==> flow/design.v <==
module ALU(in1,
				in2, 
				op, 
				result);
	output reg [31:0] result;
	input [31:0] in1, in2;
	input [3:0] op;  
	always @(*) begin
		case(op)
			4'b0001 : begin  
				result = in1 & in2;
			end
			4'b0010 : begin  
				result = in1 | in2;
			end
			4'b0011 : begin  
				result = in1 ^ in2;
			end
			4'b0100 : begin  
				result = in1 + in2;
			end
			4'b0101 : begin 
				result = in1 - in2;
			end
			4'b0110 : begin  
				result = in1 >> in2[4:0];
			end
			4'b0111 : begin  
				result = in1 << in2[4:0];
			end
			4'b1000 : begin  
				result = $signed(in1) >>> in2[4:0];
			end
			4'b1001 : begin  
				result = in1 <<< in2[4:0];
			end
			4'b1010 : begin  
				result = in1 + in2;
			end
			4'b1011 : begin  
				result = {31'b0, $signed(in1) < $signed(in2)};
			end
			4'b1100 : begin  
				result = {31'b0, in1 < in2};
			end
			default : begin 
				result = 32'b0;
			end
		endcase
	end
endmodule
module BCompare(input [31:0] op1, input [31:0] op2, input BrUn, output reg BEQ, output reg BLT);
	always@(*)begin
		BEQ = 1'b0;
		BLT = 1'b0;
		if(~BrUn)begin 
			if(op1 == op2) begin
				BEQ = 1'b1;
			end
			if($signed(op1) < $signed(op2)) begin
				BLT = 1'b1;
			end
		end
		else begin
			if({1'b0, op1} == {1'b0, op2}) begin
				BEQ = 1'b1;
			end
			if({1'b0,op1} < {1'b0, op2}) begin
				BLT = 1'b1;
			end
		end
	end
endmodule
module ControlUnit(IWord, PCSelect, RegWEn, ImmSel, BrUn, BEQ, BLT, BSel, ASel, ALUOP, WBSel, MemRW);
input [31:0] IWord;
input BEQ, BLT;
output reg PCSelect, RegWEn, ImmSel, BSel, ASel, WBSel, MemRW, BrUn;
output reg [3:0] ALUOP;
always@(*) begin
	PCSelect = 1'b0;
	RegWEn = 1'b0;
	ImmSel = 1'b0;
	BSel = 1'b0;
	ASel = 1'b0;
	MemRW = 1'b0;
	WBSel = 1'b1;
	BrUn = 1'b0;
	ALUOP = 4'h4;
	case(IWord[6:0])
		7'b0110011: begin  
			PCSelect = 1'b0;
			RegWEn = 1'b1;
			ImmSel = 1'b0;
			BSel = 1'b0;
			ASel = 1'b0;
			MemRW = 1'b0;
			WBSel = 1'b1;
			BrUn = 1'b0;
			case(IWord[14:12])
				3'h0 : begin
					case(IWord[30])
						 1'b0 : begin  
							ALUOP = 4'h4;
						 end
						 1'b1 : begin  
							ALUOP = 4'h5;
						end
					endcase
				end
				3'h1 : begin  
					ALUOP = 4'h7;
				end
				3'h2 : begin  
					ALUOP = 4'hb;
				end
				3'h3 : begin  
					ALUOP = 4'hc;
				end
				3'h4 : begin  
					ALUOP = 4'h3;
				end
				3'h5 : begin 
					case(IWord[30]) 
						1'b1: begin  
							ALUOP = 4'h8;
						end
						1'b0:begin  
							ALUOP = 4'h6;
						end
					endcase
				end
				3'h6 : begin  
					ALUOP = 4'h2;
				end
				3'h7 : begin  
					ALUOP = 4'h1;
				end
			endcase
		end
		7'b0010011 : begin  
			PCSelect = 1'b0;
			RegWEn = 1'b1;
			ImmSel = 1'b1;
			BSel = 1'b1;
			ASel = 1'b0;
			MemRW = 1'b0;
			WBSel = 1'b1;
			BrUn = 1'b0;
			case(IWord[14:12])
					3'h0 : begin  
							ALUOP = 4'h4;
					end
					3'h1 : begin  
						ALUOP = 4'h7;
					end
					3'h2 : begin  
						ALUOP = 4'hb;
					end
					3'h3 : begin  
						ALUOP = 4'hc;
					end
					3'h4 : begin  
						ALUOP = 4'h3;
					end
					3'h5 : begin 
						case(IWord[30])
							1'b0 : begin
								ALUOP = 4'h6;
							end
							1'b1 : begin
								ALUOP = 4'h8;
							end
						endcase
					end
					3'h6 : begin  
						ALUOP = 4'h2;
					end
					3'h7 : begin  
						ALUOP = 4'h1;
					end
			endcase
		end
		7'b0000011 : begin  
			PCSelect = 1'b0;
			RegWEn = 1'b1;
			ImmSel = 1'b1;
			BSel = 1'b1;
			ASel = 1'b0;
			ALUOP = 4'h4;
			MemRW = 1'b0;
			WBSel = 1'b0;
			BrUn = 1'b0;
		end
		7'b0100011 : begin  
			PCSelect = 1'b0;
			RegWEn = 1'b0;
			ImmSel = 1'b1;
			BSel = 1'b1;
			ASel = 1'b0;
			ALUOP = 4'h4;
			MemRW = 1'b1;
			WBSel = 1'b1;
		end
		7'b1100011 : begin  
			RegWEn = 1'b0;
			ImmSel = 1'b1;
			case(IWord[14:12]) 
				3'h0 : begin
					BrUn = 1'b0;
					PCSelect = BEQ;
				end
				3'h1 : begin
					BrUn = 1'b0;
					PCSelect = ~BEQ;
				end
				3'h4 : begin
					BrUn = 1'b0;
					PCSelect = BLT;
				end
				3'h5 : begin
					BrUn = 1'b0;
					PCSelect = BEQ | ~BLT;
				end
				3'h6 : begin
					BrUn = 1'b1;
					PCSelect = BLT;
				end
				3'h7 : begin
					BrUn = 1'b1;
					PCSelect = BEQ | ~BLT;
				end
				default:
				;
			endcase
			BSel = 1'b1;
			ASel = 1'b1;
			ALUOP = 4'h4;
			MemRW = 1'b0;
			WBSel = 1'b1;
		end
		default:
		;
	endcase
end
endmodule
module ImmExtend(input [12:0] imm, output reg [31:0] extend);
	always @(*) begin
		extend = {{19{imm[12]}}, imm};
	end
endmodule
module PC(input PCSel, input [31:0] branchVal, input clk, input reset, output reg [31:0] PCVal);
	always @(posedge clk) begin
		if(reset) begin
			PCVal <= 32'b0;
		end
		else if(PCSel) begin
			PCVal <= branchVal;
		end
		else begin
			PCVal <= PCVal + 3'b100;
		end
	end
endmodule
module RegFile(rs1, rs2, rd, din, out1, out2, clk, reset, enable, rw);
reg [31:0] steve [31:0];
integer i;
input [4:0] rd, rs1, rs2;
input clk, reset, enable, rw;
input [31:0] din;
output reg [31:0] out1, out2;
	always @(posedge clk) begin
		if (enable) begin
			if(reset) begin
				for( i = 0; i <= 31; i = i + 1 ) begin 
					steve[i] <= 32'b0;	
				end
			end
			else if(rw && rd != 5'd0) begin
				steve[rd] <= din; 
			end
		end
	end
	always @(*) begin
		out1 = 32'b0;
		out2 = 32'b0;
		if(enable) begin
			out1 = (rs1 == 5'd0) ? 32'b0 : steve[rs1];
			out2 = (rs2 == 5'd0) ? 32'b0 : steve[rs2];
		end
	end
endmodule
module Datapath(input clk,
					input reset,
					output [31:0] imem_addr,
					input [31:0] imem_rdata,
					output [31:0] dmem_addr,
					output [31:0] dmem_wdata,
					output dmem_we,
					input [31:0] dmem_rdata,
					output wb_valid,
					output [4:0] wb_rd,
					output [31:0] wb_data);
reg [31:0] WB;
wire PCSelect, RegWEn, ImmSel, BrUn, BEQ, BLT, BSel, ASel, WBSel, MemRW;
wire [3:0] ALUOP;
wire [31:0] longImm, IWord, data1Val, data2Val, result, PCVal, DmemOut;
reg [31:0] alu1, alu2;
reg [12:0] imm;
reg [4:0] rs1, rs2, rd;
assign IWord = imem_rdata;
assign imem_addr = PCVal;
RegFile regs(IWord[19:15], IWord[24:20], IWord[11:7], WB, data1Val, data2Val, clk, reset, 1'b1 , RegWEn);
BCompare compare(data1Val, data2Val, BrUn, BEQ, BLT);
ControlUnit cu(IWord, PCSelect, RegWEn, ImmSel, BrUn, BEQ, BLT, BSel, ASel, ALUOP, WBSel, MemRW);
PC pc(PCSelect, WB, clk, reset, PCVal);
ImmExtend longBoi(imm, longImm);
ALU alu(alu1, alu2, ALUOP, result);
assign dmem_addr = result;
assign dmem_wdata = data2Val;
assign dmem_we = MemRW & ~reset;
assign DmemOut = dmem_rdata;
assign wb_valid = RegWEn & (rd != 5'd0) & ~reset;
assign wb_rd = rd;
assign wb_data = WB;
	always@(*) begin
		if(ASel) begin
			alu1 = PCVal;
		end
		else begin
			alu1 = data1Val;
		end
		if(BSel) begin
			alu2 = longImm;
		end
		else begin
			alu2 = data2Val;
		end
		if(WBSel) begin
			WB = result;
		end
		else begin
			WB = DmemOut;
		end
		if(IWord[6:0] == 7'b1100011)begin  
			imm = {IWord[31], IWord[7], IWord[30:25], IWord[11:8], 1'b0};
		end
		else if(IWord[6:0] == 7'b0100011)begin  
			imm = {IWord[31], IWord[31:25], IWord[11:7]};
		end
		else begin
			imm = {IWord[31], IWord[31:20]};
		end
		rs1 = IWord[19:15];
		rs2 = IWord[24:20];
		rd = IWord[11:7];
	end
endmodule
======== Reports on Datapath ========
The steps from the RTL of Datapath to its reports follow in flow order.
Lines are those of the file above, counted from 1.
Operators: Yosys type, input widths -> output width; for muxes data width and select width s.
Not given: -
design
  top module .............................. Datapath
  clock input ............................. clk
  standard-cell library ................... sky130hd
  library corner .......................... tt_025C_1v80

======== Elaborated design ========
Yosys after proc, flatten, opt, wreduce and memory -nomap, before mapping. Enables and synchronous resets that opt folds into registers are not counted as muxes. Memory bits, and registers merged into a memory's read port (data or address), are not among the register bits. Print and check cells are not counted.
Memory sizes are those after Yosys's memory passes, which may raise the word count (mostly to a power of two), join words into wider ones and drop unused or constant bits.
bit counts
  register bits ........................... 32
  memory bits (writable) .................. 1024
  memories ................................ 1
  bits of input ports ..................... 66
operators by class
  add/sub/neg operators ................... 3
  $lt $le $gt $ge ......................... 4
  eq/ne operators ......................... 25
  shifts and indexed selects .............. 4
  mux-type cells .......................... 33
  bitwise operators ....................... 11
  reduce/logical cells .................... 11
memories
  name        depth  width  RTL line  source
  regs.steve  32     32     265       reg [31:0] steve [31:0];
operator list
  kind                   number
  $pmux 32 s11           1
  $mux 32                8
  $lt 32x32->1           4
  $pmux 4 s8             2
  $add 32x3->32 const B  1
  $add 32x32->32         1
  $sub 32x32->32         1
  $eq 32x32->1           1
  $and 32x32->32         1
  $or 32x32->32          1
  $xor 32x32->32         1
  $shl 32x5->32          1
  $shr 32x5->32          1
  $sshl 32x5->32         1
  $sshr 32x5->32         1
  $pmux 4 s2             3
  $eq 4x4->1 const B     5
  $eq 4x3->1 const B     4
  $mux 5                 3
  $eq 7x6->1 const B     2
  $mux 1                 14
  $eq 3x3->1 const B     4
  $mux 12                1
  $logic_not 5->1        2
  $reduce_or 2->1        4
  $eq 4x2->1 const B     2
  $eq 7x2->1 const B     1
  $eq 7x5->1 const B     1
Not listed: further kinds 13, cells in them 19.

======== Depth ========
Longest topological path by Yosys (ltp), each cell counted once; first at word level (registers and memories cut), then after technology mapping (sequential cells cut; the memories' decode and read muxes count).
depth
  depth in word-level cells ............... 10
  ABC_AREA ................................ 0
  mapped depth ............................ 30

======== After synthesis ========
Yosys stat after the flow's synthesis: flattened, memories mapped to cells. It holds for the ABC_AREA given above (unset counts as 0); a run with the other value may have another netlist.
cells by type
  cell                       number  area in all (µm²)
  sky130_fd_sc_hd__edfxtp_1  1024    3.07E+04
  sky130_fd_sc_hd__mux4_2    296     6.67E+03
  sky130_fd_sc_hd__mux2i_1   492     4.92E+03
  sky130_fd_sc_hd__nor2_1    1011    3794.89
  sky130_fd_sc_hd__ha_1      130     1626.56
  sky130_fd_sc_hd__a21oi_1   315     1.58E+03
  sky130_fd_sc_hd__a22oi_1   209     1.57E+03
  sky130_fd_sc_hd__nor3_1    275     1376.32
  sky130_fd_sc_hd__clkbuf_1  362     1.36E+03
  sky130_fd_sc_hd__a211oi_1  153     1.15E+03
  sky130_fd_sc_hd__mux2_2    97      1.09E+03
  sky130_fd_sc_hd__nand2_1   195     731.952
  sky130_fd_sc_hd__dfxtp_1   32      640.614
  sky130_fd_sc_hd__o21ai_0   125     625.6
  sky130_fd_sc_hd__buf_2     123     615.59
  sky130_fd_sc_hd__inv_1     155     581.808
  sky130_fd_sc_hd__buf_6     46      517.997
  sky130_fd_sc_hd__o31ai_1   55      412.896
Other cell types: 92; their cells: 981.
synthesis totals
  cells in the netlist .................... 6076
  chip area (Yosys) ....................... 0.0673096 mm²
  area of sequential cells ................ 0.0313901 mm²
  flip-flop cells ......................... 1056
  buffers ................................. 597
By module: a second synthesis without flattening, with its own total; a netlist apart from the flattened one above.
second synthesis, totals
  cell total of the unflattened synthesis .. 5756
  area (unflattened synthesis) ............ 0.0674647 mm²
Each row is one instance without its submodules.
modules
  module       times used  cells  area (mm²)
  RegFile      1           3884   0.0541344
  ALU          1           1337   0.0088985
  PC           1           222    0.0017817
  Datapath     1           130    0.0013726
  BCompare     1           114    0.0008083
  ImmExtend    1           32     0.0002402
  ControlUnit  1           37     0.000229

======== Timing after synthesis ========
Source: OpenSTA report_checks on the synthesized netlist (no wires, ideal clock, input and output delay 20% of the period each), path of least setup slack; recovery checks are left aside. Register names are those of the netlist, which keeps one name where synthesis merged equal registers.
timing path after synthesis
  path type ............................... input-to-output
  from .................................... input port imem_rdata[20]
  to ...................................... output port wb_data[21]
  period .................................. 14.0 ns
  output delay ............................ 2.800 ns
  time at the first pin ................... 2.800 ns
  data arrival time ....................... 9.450 ns
  setup slack ............................. 1.750 ns
  path delay .............................. 6.650 ns
  stages on the path ...................... 28
  buffers on the path ..................... 10
  synthesis period reached ................ 12.25 ns
"path delay" = arrival - input delay + setup time.
A path that ends at an output port has no setup time.
"stages on the path" counts driving pins, that of a launching flip-flop among them; a cell with two outputs on the path counts twice.
"synthesis period reached" = period - worst setup slack (recovery checks aside). The figure is calculated, with input and output delays left at 20% of the set period.
Between the ends stands the longest chain of elaborated cells between them, by number of cells; it is not shown to be the way that was timed. Of several equally long chains one is given.
Each line given opens the expression or statement behind the cell; cells for indexed reads and writes are added by Yosys, which also makes memories of some case tables.
A memory read counts as a cell of the chain, while the word-level depth stops at memories.
between the ends, after synthesis
  path through ............................ sky130_fd_sc_hd__buf_6 > sky130_fd_sc_hd__buf_8 > sky130_fd_sc_hd__buf_6 > sky130_fd_sc_hd__buf_8 > sky130_fd_sc_hd__buf_6 > sky130_fd_sc_hd__buf_6 > sky130_fd_sc_hd__buf_4 > sky130_fd_sc_hd__clkbuf_1 > sky130_fd_sc_hd__buf_1 > sky130_fd_sc_hd__mux4_2 > sky130_fd_sc_hd__mux4_2 > sky130_fd_sc_hd__mux2i_1 > sky130_fd_sc_hd__nor2_1 > sky130_fd_sc_hd__inv_1 > sky130_fd_sc_hd__nor2_1 > sky130_fd_sc_hd__a21oi_1 > sky130_fd_sc_hd__ha_1 > sky130_fd_sc_hd__and3_1 > sky130_fd_sc_hd__a221o_1 > sky130_fd_sc_hd__a21oi_1 > sky130_fd_sc_hd__o31ai_1 > sky130_fd_sc_hd__a2111oi_0 > sky130_fd_sc_hd__o32ai_1 > sky130_fd_sc_hd__a221oi_1 > sky130_fd_sc_hd__nand3_1 > sky130_fd_sc_hd__o41ai_2 > sky130_fd_sc_hd__buf_2 > sky130_fd_sc_hd__inv_2
  cells in the longest elaborated chain ... 6
  elaborated cells on any way between the ends .. 17
  those cells by class .................... 2 x add/sub; 4 x shift; 6 x mux; 3 x logic; 1 x reduce/logical; 1 x memory
ends and longest elaborated chain, after synthesis
  what                RTL line  source
  start: declaration  295       input [31:0] imem_rdata,
  $mem_v2 32x32       265       reg [31:0] steve [31:0];
  $mux 32             288       out2 = (rs2 == 5'd0) ? 32'b0 : steve[rs2];
  $mux 32             332       if(BSel) begin
  $add 32x32->32      38        result = in1 + in2;
  $pmux 32 s11        9         case(op)
  $mux 32             338       if(WBSel) begin
  end: declaration    302       output [31:0] wb_data);

======== Timing after layout ========
Path of least setup slack in the final report of run 4 (OpenROAD, finished layout, wires in). Where an end is a register, its clock arrival counts in the times.
timing path after layout
  path type ............................... input-to-output
  from .................................... input port imem_rdata[16]
  to ...................................... output port wb_data[27]
  period .................................. 24.8 ns
  output delay ............................ 4.96 ns
  time at the first pin ................... 4.96 ns
  data arrival time ....................... 14.09 ns
  setup slack ............................. 5.75 ns
  stages on the path ...................... 22
  buffers on the path ..................... 5
Between the ends stands the longest chain of elaborated cells between them, by number of cells; it is not shown to be the way that was timed. Of several equally long chains one is given.
A memory read counts as a cell of the chain, while the word-level depth stops at memories.
between the ends, after layout
  path through ............................ sky130_fd_sc_hd__buf_8 > sky130_fd_sc_hd__buf_12 > sky130_fd_sc_hd__buf_4 > sky130_fd_sc_hd__mux2i_1 > sky130_fd_sc_hd__a22oi_1 > sky130_fd_sc_hd__a21oi_1 > sky130_fd_sc_hd__or4_1 > sky130_fd_sc_hd__o21ai_0 > sky130_fd_sc_hd__ha_1 > sky130_fd_sc_hd__nor4_1 > sky130_fd_sc_hd__o21ai_0 > sky130_fd_sc_hd__o21ai_0 > sky130_fd_sc_hd__nor4b_1 > sky130_fd_sc_hd__a21oi_1 > sky130_fd_sc_hd__o211ai_1 > sky130_fd_sc_hd__a21oi_1 > sky130_fd_sc_hd__a221oi_1 > sky130_fd_sc_hd__o2111ai_1 > sky130_fd_sc_hd__o21ai_4 > sky130_fd_sc_hd__buf_4 > sky130_fd_sc_hd__inv_1 > sky130_fd_sc_hd__clkdlybuf4s50_1
  cells in the longest elaborated chain ... 6
  elaborated cells on any way between the ends .. 15
  those cells by class .................... 2 x add/sub; 4 x shift; 4 x mux; 3 x logic; 1 x reduce/logical; 1 x memory
ends and longest elaborated chain, after layout
  what                RTL line  source
  start: declaration  295       input [31:0] imem_rdata,
  $mem_v2 32x32       265       reg [31:0] steve [31:0];
  $mux 32             287       out1 = (rs1 == 5'd0) ? 32'b0 : steve[rs1];
  $mux 32             326       if(ASel) begin
  $add 32x32->32      38        result = in1 + in2;
  $pmux 32 s11        9         case(op)
  $mux 32             338       if(WBSel) begin
  end: declaration    302       output [31:0] wb_data);

--- measured runs ---
Below are 6 stored runs of the flow (Yosys, OpenROAD; platform sky130hd) on Datapath, each with its settings and what was measured, unordered. Constraints: input delay and output delay 20% of the set period each, output load 0.01 pF.
By "worst path time" is meant the share of the clock period that the worst setup path is allowed (20% is reserved at inputs, 20% at outputs), minus its slack. Clock arrival times at its registers enter into it.
By "total design power" is meant OpenSTA's value without simulated activity: inputs other than the clock are taken to toggle once in ten clock periods, and the tool carries that through the logic.

---- run 1 ----
settings
  CORE_UTILIZATION = 65
  PLACE_DENSITY = 0.6
  period_ns = 13.8
  CAP_MARGIN = 20
  CORE_MARGIN = 2
  SLEW_MARGIN = 20
results
  stopped before the end: routing reported ODB-0269

---- run 2 ----
settings
  ABC_AREA = 1
  CELL_PAD_IN_SITES_DETAIL_PLACEMENT = 2
  CELL_PAD_IN_SITES_GLOBAL_PLACEMENT = 2
  CORE_ASPECT_RATIO = 1.04
  CORE_MARGIN = 6
  CORE_UTILIZATION = 63
  CTS_CLUSTER_SIZE = 44
  MAX_ROUTING_LAYER = met5
  MIN_ROUTING_LAYER = met2
  PLACE_DENSITY_LB_ADDON = 0.09
  SETUP_SLACK_MARGIN = 1.16
  SLEW_MARGIN = 0
  TNS_END_PERCENT = 20
  period_ns = 12.1
  CAP_MARGIN = 20
results
  stopped before the end: placement reported FLW-0024

---- run 3 ----
settings
  CELL_PAD_IN_SITES_DETAIL_PLACEMENT = 2
  CORE_MARGIN = 6
  CORE_UTILIZATION = 40
  CTS_CLUSTER_SIZE = 90
  MAX_ROUTING_LAYER = met4
  MIN_ROUTING_LAYER = met2
  PLACE_DENSITY = 0.6
  TNS_END_PERCENT = 20
  period_ns = 14.0
  CAP_MARGIN = 20
  SLEW_MARGIN = 20
results
  stopped before the end: routing reported GRT-0116

---- run 4 ----
settings
  CAP_MARGIN = 25
  CORE_ASPECT_RATIO = 0.96
  CORE_MARGIN = 10
  CORE_UTILIZATION = 39
  CTS_CLUSTER_DIAMETER = 300
  GPL_TIMING_DRIVEN = 1
  HOLD_SLACK_MARGIN = 0.07
  MAX_ROUTING_LAYER = met4
  PLACE_DENSITY_LB_ADDON = 0.18
  SETUP_SLACK_MARGIN = 5.0
  TNS_END_PERCENT = 95
  period_ns = 24.8
  SLEW_MARGIN = 20
results
  sum of negative setup slack ............. 0.000 ns
  area inside the die boundary ............ 0.18961 mm²
  total design power ...................... 5818 µW
  worst path time ......................... 9.13 ns
  class of the worst setup path ........... input-to-output
  mapped cell area after synthesis ........ 0.0673096 mm²
  setup slack of the worst path ........... 5.747 ns
  utilization after layout ................ 0.441

---- run 5 ----
settings
  CELL_PAD_IN_SITES_DETAIL_PLACEMENT = 2
  CELL_PAD_IN_SITES_GLOBAL_PLACEMENT = 2
  CORE_ASPECT_RATIO = 1.04
  CORE_MARGIN = 6
  CORE_UTILIZATION = 40
  CTS_CLUSTER_SIZE = 90
  MAX_ROUTING_LAYER = met4
  MIN_ROUTING_LAYER = met2
  PLACE_DENSITY = 0.6
  SETUP_SLACK_MARGIN = 1.16
  SLEW_MARGIN = 0
  TNS_END_PERCENT = 20
  period_ns = 12.1
  CAP_MARGIN = 20
results
  stopped before the end: routing reported GRT-0116

---- run 6 ----
settings
  CELL_PAD_IN_SITES_DETAIL_PLACEMENT = 1
  CORE_MARGIN = 6
  CORE_UTILIZATION = 50
  CTS_CLUSTER_DIAMETER = 313
  MAX_ROUTING_LAYER = met4
  SETUP_SLACK_MARGIN = -0.02
  SLEW_MARGIN = 35
  period_ns = 8.77
  CAP_MARGIN = 20
results
  stopped before the end: routing reported ODB-0269
--- end ---
